==> flow/design.v <==
`timescale 1ns / 1ns
    localparam int PREGS   = 128;
    localparam int PREG_W  = $clog2(PREGS);    
    localparam int ROB_DEPTH = 16;
    localparam int ROB_PTR_W = $clog2(ROB_DEPTH);
    typedef enum logic [3:0] {
        NA,
        ADD,
        SUB,
        ANDD,
        ORR,
        RSHIFT,
        SLTIU,
        LUI
    } ALUCTRL;
    typedef enum logic [3:0] {
        NOFUNC,
        ALU,
        MEM,
        BRANCH
    } FUNCU;
    typedef enum logic {
        BHW,
        WORD
    } MEMDATATYPE;
    typedef enum logic {
        STORE,
        LOAD
    } LOADSTORE;
    typedef struct packed {
        logic [31:0] instr;
        logic [31:0] pc;
    } fetch_t;
    typedef struct packed {
        logic [31:0] instr;
        logic [31:0] pc;         
        logic [6:0]  opcode;
        logic [4:0]  rs1;        
        logic        rs1Used;
        logic [4:0]  rs2;
        logic        rs2Used;
        logic [4:0]  rd;
        logic        rdUsed;
        logic [31:0] imm;
        logic        immUsed;
        logic        spec;
        logic        lsType;     
        logic        loadStore;  
        logic        branch;
        logic        jump;
        logic        speculative;
        logic [3:0]  aluop;
        logic [3:0]  funcU;
    } decode_t;
    typedef struct packed {
        logic [PREG_W-1:0] rs1;
        logic [PREG_W-1:0] rs2;
        logic [PREG_W-1:0] rd;
        logic [PREG_W-1:0] old_rd;
        logic [4:0] arch_rd;
        logic [31:0] pc;
        logic [6:0]  opcode;
        logic [31:0] imm;
        logic        imm_used;
        logic        rd_used;
        logic [3:0]  aluop;
        logic [3:0]  funcU;
        logic [1:0]  load_store_type;    
        logic        speculative;
        logic        jump;
        logic        branch;
    } rename_t;
    typedef struct packed {
        logic        valid;
        logic        ready;
        logic [PREG_W-1:0] rs1;
        logic [PREG_W-1:0] rs2;
        logic [PREG_W-1:0] rd;
        logic [PREG_W-1:0] old_rd;
        logic [ROB_PTR_W-1:0] ROB_tag;
        logic [ROB_PTR_W-1:0] ROB_tag_clone;  
        logic [31:0] pc;
        logic [6:0]  opcode;
        logic [31:0] imm;
        logic        imm_used;
        logic        rd_used;
        logic [3:0]  aluop;
        logic [3:0]  funcU;
        logic [1:0]  load_store_type;
        logic        speculative;
        logic        jump;
        logic        branch;
        logic [31:0] rs1_val;
        logic [31:0] rs2_val;
        logic        rs1_rdy;
        logic        rs2_rdy;
        logic [6:0]  rs1_tag;    
        logic [6:0]  rs2_tag;
    } rs_entry_t;
    typedef rs_entry_t dispatch_t;
    typedef struct packed {
        logic        valid;
        logic        completed;
        logic        has_dest;
        logic [4:0]        arch_rd;
        logic [PREG_W-1:0] dest_preg;
        logic [PREG_W-1:0] old_preg;
        logic        is_branch;
        logic [31:0] pc;
    } rob_entry_t;
    typedef struct packed {
        logic [PREG_W-1:0] rd_addr;
        logic [31:0] rs1_val;
        logic rs1_used;
        logic [31:0] rs2_val;
        logic rs2_used;
        logic [31:0] imm_val;
        logic imm_used;
        logic [3:0] aluop;
        logic [ROB_PTR_W-1:0] ROB_tag;
    } alu_entry_t;
    typedef struct packed {
        logic [PREG_W-1:0] rd_addr;
        logic [31:0] rd_val;
        logic completed;
        logic [ROB_PTR_W-1:0] ROB_tag;
    } alu_out_t;
    typedef struct packed {
        logic [PREG_W-1:0] rd_addr;
        logic [31:0] rs1_val;
        logic rs1_used;
        logic [31:0] rs2_val;
        logic rs2_used;
        logic [31:0] imm_val;
        logic imm_used;
        logic jump;
        logic branch;
        logic [31:0] pc;
        logic took_branch;
        logic [ROB_PTR_W-1:0] ROB_tag;
    } branch_entry_t;
    typedef struct packed {
        logic [PREG_W-1:0] rd_addr;
        logic [31:0] rd_val;
        logic [31:0] dest_addr;
        logic branch_taken;  
        logic completed;
        logic mispredict;
        logic [ROB_PTR_W-1:0] ROB_tag;
    } branch_out_t;
    typedef struct packed {
        logic [PREG_W-1:0] rd_addr;
        logic [31:0] rs1_val;
        logic rs1_used;
        logic [31:0] rs2_val;
        logic rs2_used;
        logic [31:0] imm_val;
        logic imm_used;
        logic lsType;  
        logic loadStore;  
        logic [31:0] pc;
        logic [ROB_PTR_W-1:0] ROB_tag;
    } lsu_entry_t;
    typedef struct packed {
        logic [PREG_W-1:0] rd_addr; 
        logic [31:0] rd_val;
        logic completed;
        logic [ROB_PTR_W-1:0] ROB_tag;
    } lsu_out_t;
    typedef struct packed {
        logic [PREG_W-1:0] rd_addr;      
        logic [31:0]       rd_val;       
        logic              completed;    
        logic              mispredict;   
        logic [ROB_PTR_W-1:0] ROB_tag;  
        logic              branch_taken;  
        logic [31:0]       dest_addr;     
        logic [1:0]        src_fu;        
    } wb_packet_t;
    localparam int RS_ENTRY_W     = 204;    
    localparam int FETCH_T_W      = 64;
    localparam int DECODE_T_W     = 136;
    localparam int RENAME_T_W     = 119;
    localparam int ALU_OUT_T_W    = 44;
    localparam int BRANCH_OUT_T_W = 78;
    localparam int LSU_OUT_T_W    = 44;
`timescale 1ns / 1ns
module prioritydecoder 
#(
    parameter WIDTH = 4
)(
    input logic [WIDTH-1:0] in,
    output logic [$clog2(WIDTH)-1:0] out,
    output logic valid
);
    always_comb begin
        valid = 1'b0;
        out   = '0;
        for (int i = WIDTH-1; i >= 0; i--) begin
            if (in[i] && !valid) begin
                valid = 1'b1;
                out   = i[$clog2(WIDTH)-1:0];  
            end
        end
    end
endmodule
`timescale 1ns / 1ns
 `timescale 1ns / 1ns
module reservation_station #(
    parameter int  RS_DEPTH   = 8
)(
    input  logic      clk_i,
    input  logic      rst_i,
    input  logic      recover_i,
    input  logic      disp_valid_i,
    output logic      disp_ready_o,
    input  logic [RS_ENTRY_W-1:0] disp_entry_i,    
    output logic      issue_valid_o,
    input  logic      issue_ready_i,
    output logic [RS_ENTRY_W-1:0] issue_entry_o,   
    input  logic       cdb_valid_i,
    input  logic [6:0] cdb_tag_i
);
    logic [RS_ENTRY_W-1:0] entries [RS_DEPTH];      
    rs_entry_t rd_tmp;                  
    rs_entry_t nx_tmp;                  
    logic [RS_ENTRY_W-1:0] entries_n [RS_DEPTH];
    logic [RS_DEPTH-1:0] valid_vec;
    logic [RS_DEPTH-1:0] ready_vec;
    always_comb begin
        for (int i = 0; i < RS_DEPTH; i++) begin
            rd_tmp       = entries[i];
            valid_vec[i] = rd_tmp.valid;
            ready_vec[i] = rd_tmp.rs1_rdy & rd_tmp.rs2_rdy;  
        end
    end
    logic [RS_DEPTH-1:0] free_mask; 
    assign free_mask = ~valid_vec;
    logic [$clog2(RS_DEPTH)-1:0] free_idx;
    logic have_free;
    prioritydecoder #(.WIDTH(RS_DEPTH)) u_dec_free (
        .in   (free_mask),
        .out  (free_idx),
        .valid(have_free)
    );
    assign disp_ready_o = have_free && !recover_i;
    wire do_insert = disp_valid_i && disp_ready_o;
    logic [RS_DEPTH-1:0] issue_mask;
    assign issue_mask = valid_vec & ready_vec;
    logic [$clog2(RS_DEPTH)-1:0] issue_idx;
    logic have_issue;
    prioritydecoder #(.WIDTH(RS_DEPTH)) u_dec_issue (
        .in   (issue_mask),
        .out  (issue_idx),
        .valid(have_issue)
    );
    logic                          hold_valid;      
    rs_entry_t                      hold_entry;      
    logic [$clog2(RS_DEPTH)-1:0]    hold_idx;        
    wire cand_valid = have_issue && !recover_i;      
    wire do_issue   = issue_valid_o && issue_ready_i;  
    always_ff @(posedge clk_i or posedge rst_i) begin
        if (rst_i) begin
            hold_valid <= 1'b0;                     
            hold_entry <= '0;                       
            hold_idx   <= '0;                       
        end else if (recover_i) begin
            hold_valid <= 1'b0;
            hold_entry <= '0;
            hold_idx   <= '0;
        end else begin
            if (!hold_valid && cand_valid) begin    
                hold_valid <= 1'b1;                 
                hold_entry <= entries[issue_idx];   
                hold_idx   <= issue_idx;            
            end
            if (hold_valid && issue_ready_i) begin  
                hold_valid <= 1'b0;                 
            end
        end
    end
    assign issue_valid_o = hold_valid && !recover_i;       
    assign issue_entry_o = hold_valid ? hold_entry : '0;   
    always_comb begin
        for (int i = 0; i < RS_DEPTH; i++) begin
            nx_tmp = entries[i];
            if (cdb_valid_i && nx_tmp.valid) begin
                if (!nx_tmp.rs1_rdy && (nx_tmp.rs1_tag == cdb_tag_i))
                    nx_tmp.rs1_rdy = 1'b1;
                if (!nx_tmp.rs2_rdy && (nx_tmp.rs2_tag == cdb_tag_i))
                    nx_tmp.rs2_rdy = 1'b1;
            end
            if (do_insert && (free_idx == i)) begin
                nx_tmp       = disp_entry_i;
                nx_tmp.valid = 1'b1;
            end
            if (do_issue && !(do_insert && (hold_idx == free_idx)) && (hold_idx == i)) begin
                nx_tmp.valid   = 1'b0;
                nx_tmp.rs1_rdy = 1'b0;
                nx_tmp.rs2_rdy = 1'b0;
            end
            entries_n[i] = nx_tmp;
        end
    end
    always_ff @(posedge clk_i or posedge rst_i) begin
        if (rst_i) begin
            for (int i = 0; i < RS_DEPTH; i++) begin
                entries[i] <= '0;
            end
        end else if (recover_i) begin
            for (int i = 0; i < RS_DEPTH; i++) begin
                entries[i] <= '0;
            end
        end else begin
            for (int i = 0; i < RS_DEPTH; i++) begin
                entries[i] <= entries_n[i];
            end
        end
    end
endmodule
==> From RTL to reports: reservation_station <==
What the tools print for reservation_station, step after step.
Line numbers count from 1 in the design file above.
Library cell names are shortened.
{ "design": {"top_module": "reservation_station", "clock_port": "clk_i", "cell_library": "sky130hd", "lib_corner": "tt_025C_1v80"} }

==> Word level <==
Source: Yosys, flattened and elaborated. Widths are those after wreduce. Registers that Yosys merges into a memory's read port (data or address) are not register bits. Print and check cells do not count. Equal cells are merged and count once.
{ "word_totals": {"regBits": 1840, "elab_cells": 361} }
{ "classes": {"eq_ne": 38, "mux": 121, "n_logic": 10, "reduce_and_logical": 157} }
{ "op_table": {"columns": ["operator", "n"], "rows": [
  ["2-to-1 mux 204 bit", 11],
  ["parallel mux 204 bit (select 8 bit)", 1],
  ["2-to-1 mux 203 bit", 8],
  ["== test 7 bit", 16],
  ["nonzero test 4 bit", 24],
  ["2-to-1 mux 1 bit", 83],
  ["logical AND 1 bit", 63],
  ["2-to-1 mux 3 bit", 18],
  ["== test 3 bit (second input constant)", 12],
  ["zero test 1 bit", 33],
  ["AND reduction 2 bit", 16],
  ["nonzero test 3 bit", 9],
  ["nonzero test 2 bit", 9],
  ["== test 3 x 2 -> 1 bit (second input constant)", 6],
  ["== test 3 x 1 -> 1 bit (second input constant)", 3],
  ["zero test 3 bit", 3],
  ["AND 1 bit", 8],
  ["AND 8 bit", 1],
  ["inverter 8 bit", 1],
  ["== test 3 bit", 1]
]} }

==> Longest topological paths <==
Longest topological path by Yosys (ltp), each cell counted once; first at word level (registers and memories cut), then after technology mapping (sequential cells cut; the memories' decode and read muxes count).
{ "depth": {"ltp_word": 31, "ABC_AREA": 0, "depth_mapped": 10, "mapped_depth_nobuf": 5} }

==> After synthesis <==
Yosys stat after the flow's synthesis: flattened, memories mapped to cells. It holds for the ABC_AREA given above (unset counts as 0); a run with the other value may have another netlist.
{ "types": {"columns": ["type", "n", "type_area_um2"], "rows": [
  ["dfrtp_1", 1840, 4.6E+04],
  ["nand2_1", 3434, 1.29E+04],
  ["a21oi_1", 1810, 9.06E+03],
  ["o221ai_1", 402, 3.52E+03],
  ["clkbuf_1", 788, 2.96E+03],
  ["a221o_1", 201, 2011.93],
  ["a21o_1", 201, 1.51E+03],
  ["a31oi_1", 211, 1.32E+03],
  ["and2_1", 207, 1.29E+03],
  ["buf_2", 241, 1.21E+03],
  ["o21ai_0", 205, 1.03E+03],
  ["xor2_1", 80, 700.672],
  ["buf_4", 46, 345.331],
  ["xnor2_1", 34, 297.786],
  ["nor4_1", 34, 212.704],
  ["nor2_1", 34, 127.622],
  ["buf_1", 27, 101.347],
  ["nand3_1", 19, 95.091]
]} }
Not listed: further types 28, cells in them 87.
{ "synth_totals": {"cells": 9901, "yosys_area_um2": 85321.8, "ff_cells": 1840, "buf_cells": 1102} }
The figures by module come from a second, unflattened synthesis with its own total; it is not the netlist above.
{ "unflattened": {"cells_unflattened": 10291, "area_unflattened_um2": 87931.8} }
Each row is one instance without its submodules.
{ "by_module": {"columns": ["mod", "n_inst", "cells", "area_um2", "mod_seq_area_um2"], "rows": [
  ["reservation_station", 1, 10269, 87799.2, 46044.2],
  ["prioritydecoder #(WIDTH=8)", 2, 11, 66.3, 0.0]
]} }

==> Path before layout <==
Path of least setup slack by OpenSTA after synthesis, without wires, with an ideal clock, recovery checks aside; 20% of the period is set as input and as output delay. Where synthesis merged equal registers, the netlist keeps one of their names.
{ "synth_timing": {"path_kind": "in2out", "from": "input port recover_i", "to": "output port disp_ready_o", "tclk_ns": 10.0, "input_delay_ns": 2.000, "out_delay_ns": 2.000, "t_arrival_ns": 2.933, "required_time_ns": 8.000, "setup_slack_ns": 5.067, "path_delay_ns": 0.933, "path_stages": 4, "n_path_buf": 3, "period_less_setup_slack_ns": 4.933} }
"path_delay_ns" = arrival - input delay + setup time.
At an output port there is no setup time.
"path_stages": output pins that drive a net of the path, with the launching flip-flop's if there is one; two outputs of one cell count as two.
"period_less_setup_slack_ns" = period - worst setup slack (recovery checks aside). The figure is calculated, with input and output delays left at 20% of the set period.
The rows between start and end are the longest chain of elaborated cells between them; the timing report does not say that the signal goes this way. Where chains are equally long, one stands for them.
A line is the first line of the expression or statement that the cell stems from. Yosys adds cells for indexed reads and writes and turns some case tables into memories.
{ "synth_between": {"path_cell_list": "clkbuf_1 > clkbuf_1 > clkbuf_1 > nor2_1", "elab_chain_len": 2} }
{ "synth_lines": {"columns": ["element", "line_no", "text"], "rows": [
  ["start, declared", 214, "input  logic      recover_i,"],
  ["zero test 1 bit", 246, "assign disp_ready_o = have_free && !recover_i;"],
  ["logical AND 1 bit", 246, null],
  ["end, declared", 216, "output logic      disp_ready_o,"]
]} }

==> Path in the finished layout <==
Path of least setup slack in the final report of flow run A (OpenROAD, finished layout, wires in). Where an end is a register, its clock arrival counts in the times.
{ "layout_timing": {"path_kind": "reg2out", "from": "register hold_valid", "to": "output port issue_entry_o[42]", "tclk_ns": 4.99, "out_delay_ns": 1.00, "t_arrival_ns": 2.62, "required_time_ns": 3.99, "setup_slack_ns": 1.37, "path_stages": 5, "n_path_buf": 3} }
The rows between start and end are the longest chain of elaborated cells between them; the timing report does not say that the signal goes this way. Where chains are equally long, one stands for them.
At most two assigning lines are given for a register; there are more.
{ "layout_between": {"path_cell_list": "dfrtp_4 > buf_4 > buf_12 > and2_1 > clkdlybuf4s50_1", "elab_chain_len": 1} }
{ "layout_lines": {"columns": ["element", "line_no", "text"], "rows": [
  ["start, declared", 257, "logic                          hold_valid;"],
  ["start, assigned", 264, "hold_valid <= 1'b0;"],
  ["start, assigned", 268, "hold_valid <= 1'b0;"],
  ["2-to-1 mux 204 bit", 283, "assign issue_entry_o = hold_valid ? hold_entry : '0;"],
  ["end, declared", 220, "output logic [RS_ENTRY_W-1:0] issue_entry_o,"]
]} }

Data sheet: physical implementation of reservation_station

Design reservation_station on sky130hd. What follows are 4 stored runs of the flow, each under its own settings; their order means nothing. The constraints put input and output delay at 20% of the set period each and load the outputs with 0.01 pF.
By "period_less_ws_ns" is meant the clock period of the run minus its worst setup slack. This is arithmetic on one report: input and output delays are still those of the set period (20% each).
"design_power_mw" is the tool's figure for a default switching activity; nothing was simulated.

Flow run A
==> flow/run.sh <==
#!/bin/bash
# the make line also repeats the synthesis and layout settings of config.mk as NAME=value (left out here)
make -C /OpenROAD-flow-scripts/flow DESIGN_CONFIG=/design/flow/config.mk WORK_HOME=/design/flow/orfs CLKGATE_MAP_FILE= finish
==> flow/config.mk <==
export PLATFORM = sky130hd
export DESIGN_NAME = reservation_station
export DESIGN_NICKNAME = reservation_station
export VERILOG_FILES = /design/flow/design.v
export SDC_FILE = /design/flow/constraint.sdc
export NUM_CORES = 4
export LEC_CHECK = 0
export CAP_MARGIN = 10
export CELL_PAD_IN_SITES_GLOBAL_PLACEMENT = 1
export CORE_ASPECT_RATIO = 0.73
export CORE_MARGIN = 4
export CORE_UTILIZATION = 61
export CTS_CLUSTER_DIAMETER = 204
export CTS_CLUSTER_SIZE = 58
export GPL_ROUTABILITY_DRIVEN = 0
export GPL_TIMING_DRIVEN = 1
export MAX_ROUTING_LAYER = met5
export SETUP_SLACK_MARGIN = 1.28
export SLEW_MARGIN = 20
==> flow/constraint.sdc <==
create_clock -name core_clock -period 4.99 [get_ports {clk_i}]
set_input_delay 0.9980 -clock core_clock [delete_from_list [all_inputs] [get_ports {clk_i}]]
set_output_delay 0.9980 -clock core_clock [all_outputs]
set_load 0.01 [all_outputs]

==> results of flow run A, as JSON <==
{
  "total_die_area_um2": 145993.0,
  "period_less_ws_ns": 3.622,
  "finalCellArea_um2": 91232.5,
  "yosys_chip_area_um2": 85321.8,
  "design_power_mw": 22.543,
  "setup_ws_ns": 1.369,
  "setupTns_ns": 0.000
}

Flow run B
==> flow/run.sh <==
#!/bin/bash
# the make line also repeats the synthesis and layout settings of config.mk as NAME=value (left out here)
make -C /OpenROAD-flow-scripts/flow DESIGN_CONFIG=/design/flow/config.mk WORK_HOME=/design/flow/orfs CLKGATE_MAP_FILE= finish
==> flow/config.mk <==
export PLATFORM = sky130hd
export DESIGN_NAME = reservation_station
export DESIGN_NICKNAME = reservation_station
export VERILOG_FILES = /design/flow/design.v
export SDC_FILE = /design/flow/constraint.sdc
export NUM_CORES = 4
export LEC_CHECK = 0
export ABC_AREA = 1
export CAP_MARGIN = 20
export CORE_ASPECT_RATIO = 1.77
export CORE_MARGIN = 4
export CORE_UTILIZATION = 60
export GPL_TIMING_DRIVEN = 0
export HOLD_SLACK_MARGIN = 0.25
export MAX_ROUTING_LAYER = met5
export PLACE_DENSITY = 0.55
export SLEW_MARGIN = 20
==> flow/constraint.sdc <==
create_clock -name core_clock -period 10.0 [get_ports {clk_i}]
set_input_delay 2.0000 -clock core_clock [delete_from_list [all_inputs] [get_ports {clk_i}]]
set_output_delay 2.0000 -clock core_clock [all_outputs]
set_load 0.01 [all_outputs]

==> results of flow run B, as JSON <==
{
  "total_die_area_um2": 142790.0,
  "period_less_ws_ns": 5.783,
  "finalCellArea_um2": 95362.7,
  "yosys_chip_area_um2": 81942.3,
  "design_power_mw": 15.463,
  "setup_ws_ns": 4.217,
  "setupTns_ns": 0.000
}

Flow run C
==> flow/run.sh <==
#!/bin/bash
# the make line also repeats the synthesis and layout settings of config.mk as NAME=value (left out here)
make -C /OpenROAD-flow-scripts/flow DESIGN_CONFIG=/design/flow/config.mk WORK_HOME=/design/flow/orfs CLKGATE_MAP_FILE= finish
==> flow/config.mk <==
export PLATFORM = sky130hd
export DESIGN_NAME = reservation_station
export DESIGN_NICKNAME = reservation_station
export VERILOG_FILES = /design/flow/design.v
export SDC_FILE = /design/flow/constraint.sdc
export NUM_CORES = 4
export LEC_CHECK = 0
export CAP_MARGIN = 20
export CORE_MARGIN = 4
export CORE_UTILIZATION = 55
export CTS_CLUSTER_DIAMETER = 272
export CTS_CLUSTER_SIZE = 90
export GPL_TIMING_DRIVEN = 1
export HOLD_SLACK_MARGIN = 0.25
export PLACE_DENSITY_LB_ADDON = 0.08
export SETUP_SLACK_MARGIN = 0.92
export SLEW_MARGIN = 5
export TNS_END_PERCENT = 40
==> flow/constraint.sdc <==
create_clock -name core_clock -period 3.56 [get_ports {clk_i}]
set_input_delay 0.7120 -clock core_clock [delete_from_list [all_inputs] [get_ports {clk_i}]]
set_output_delay 0.7120 -clock core_clock [all_outputs]
set_load 0.01 [all_outputs]

==> results of flow run C, as JSON <==
{
  "total_die_area_um2": 161495.0,
  "period_less_ws_ns": 3.057,
  "finalCellArea_um2": 93737.4,
  "yosys_chip_area_um2": 85321.8,
  "design_power_mw": 30.738,
  "setup_ws_ns": 0.503,
  "setupTns_ns": 0.000
}

Flow run D
==> flow/run.sh <==
#!/bin/bash
# the make line also repeats the synthesis and layout settings of config.mk as NAME=value (left out here)
make -C /OpenROAD-flow-scripts/flow DESIGN_CONFIG=/design/flow/config.mk WORK_HOME=/design/flow/orfs CLKGATE_MAP_FILE= finish
==> flow/config.mk <==
export PLATFORM = sky130hd
export DESIGN_NAME = reservation_station
export DESIGN_NICKNAME = reservation_station
export VERILOG_FILES = /design/flow/design.v
export SDC_FILE = /design/flow/constraint.sdc
export NUM_CORES = 4
export LEC_CHECK = 0
export CAP_MARGIN = 20
export CORE_MARGIN = 4
export CORE_UTILIZATION = 35
export PLACE_DENSITY = 0.55
export SLEW_MARGIN = 20
==> flow/constraint.sdc <==
create_clock -name core_clock -period 7.49 [get_ports {clk_i}]
set_input_delay 1.4980 -clock core_clock [delete_from_list [all_inputs] [get_ports {clk_i}]]
set_output_delay 1.4980 -clock core_clock [all_outputs]
set_load 0.01 [all_outputs]

==> results of flow run D, as JSON <==
{
  "total_die_area_um2": 251738.0,
  "period_less_ws_ns": 5.006,
  "finalCellArea_um2": 97430.9,
  "yosys_chip_area_um2": 85321.8,
  "design_power_mw": 21.168,
  "setup_ws_ns": 2.484,
  "setupTns_ns": 0.000
}
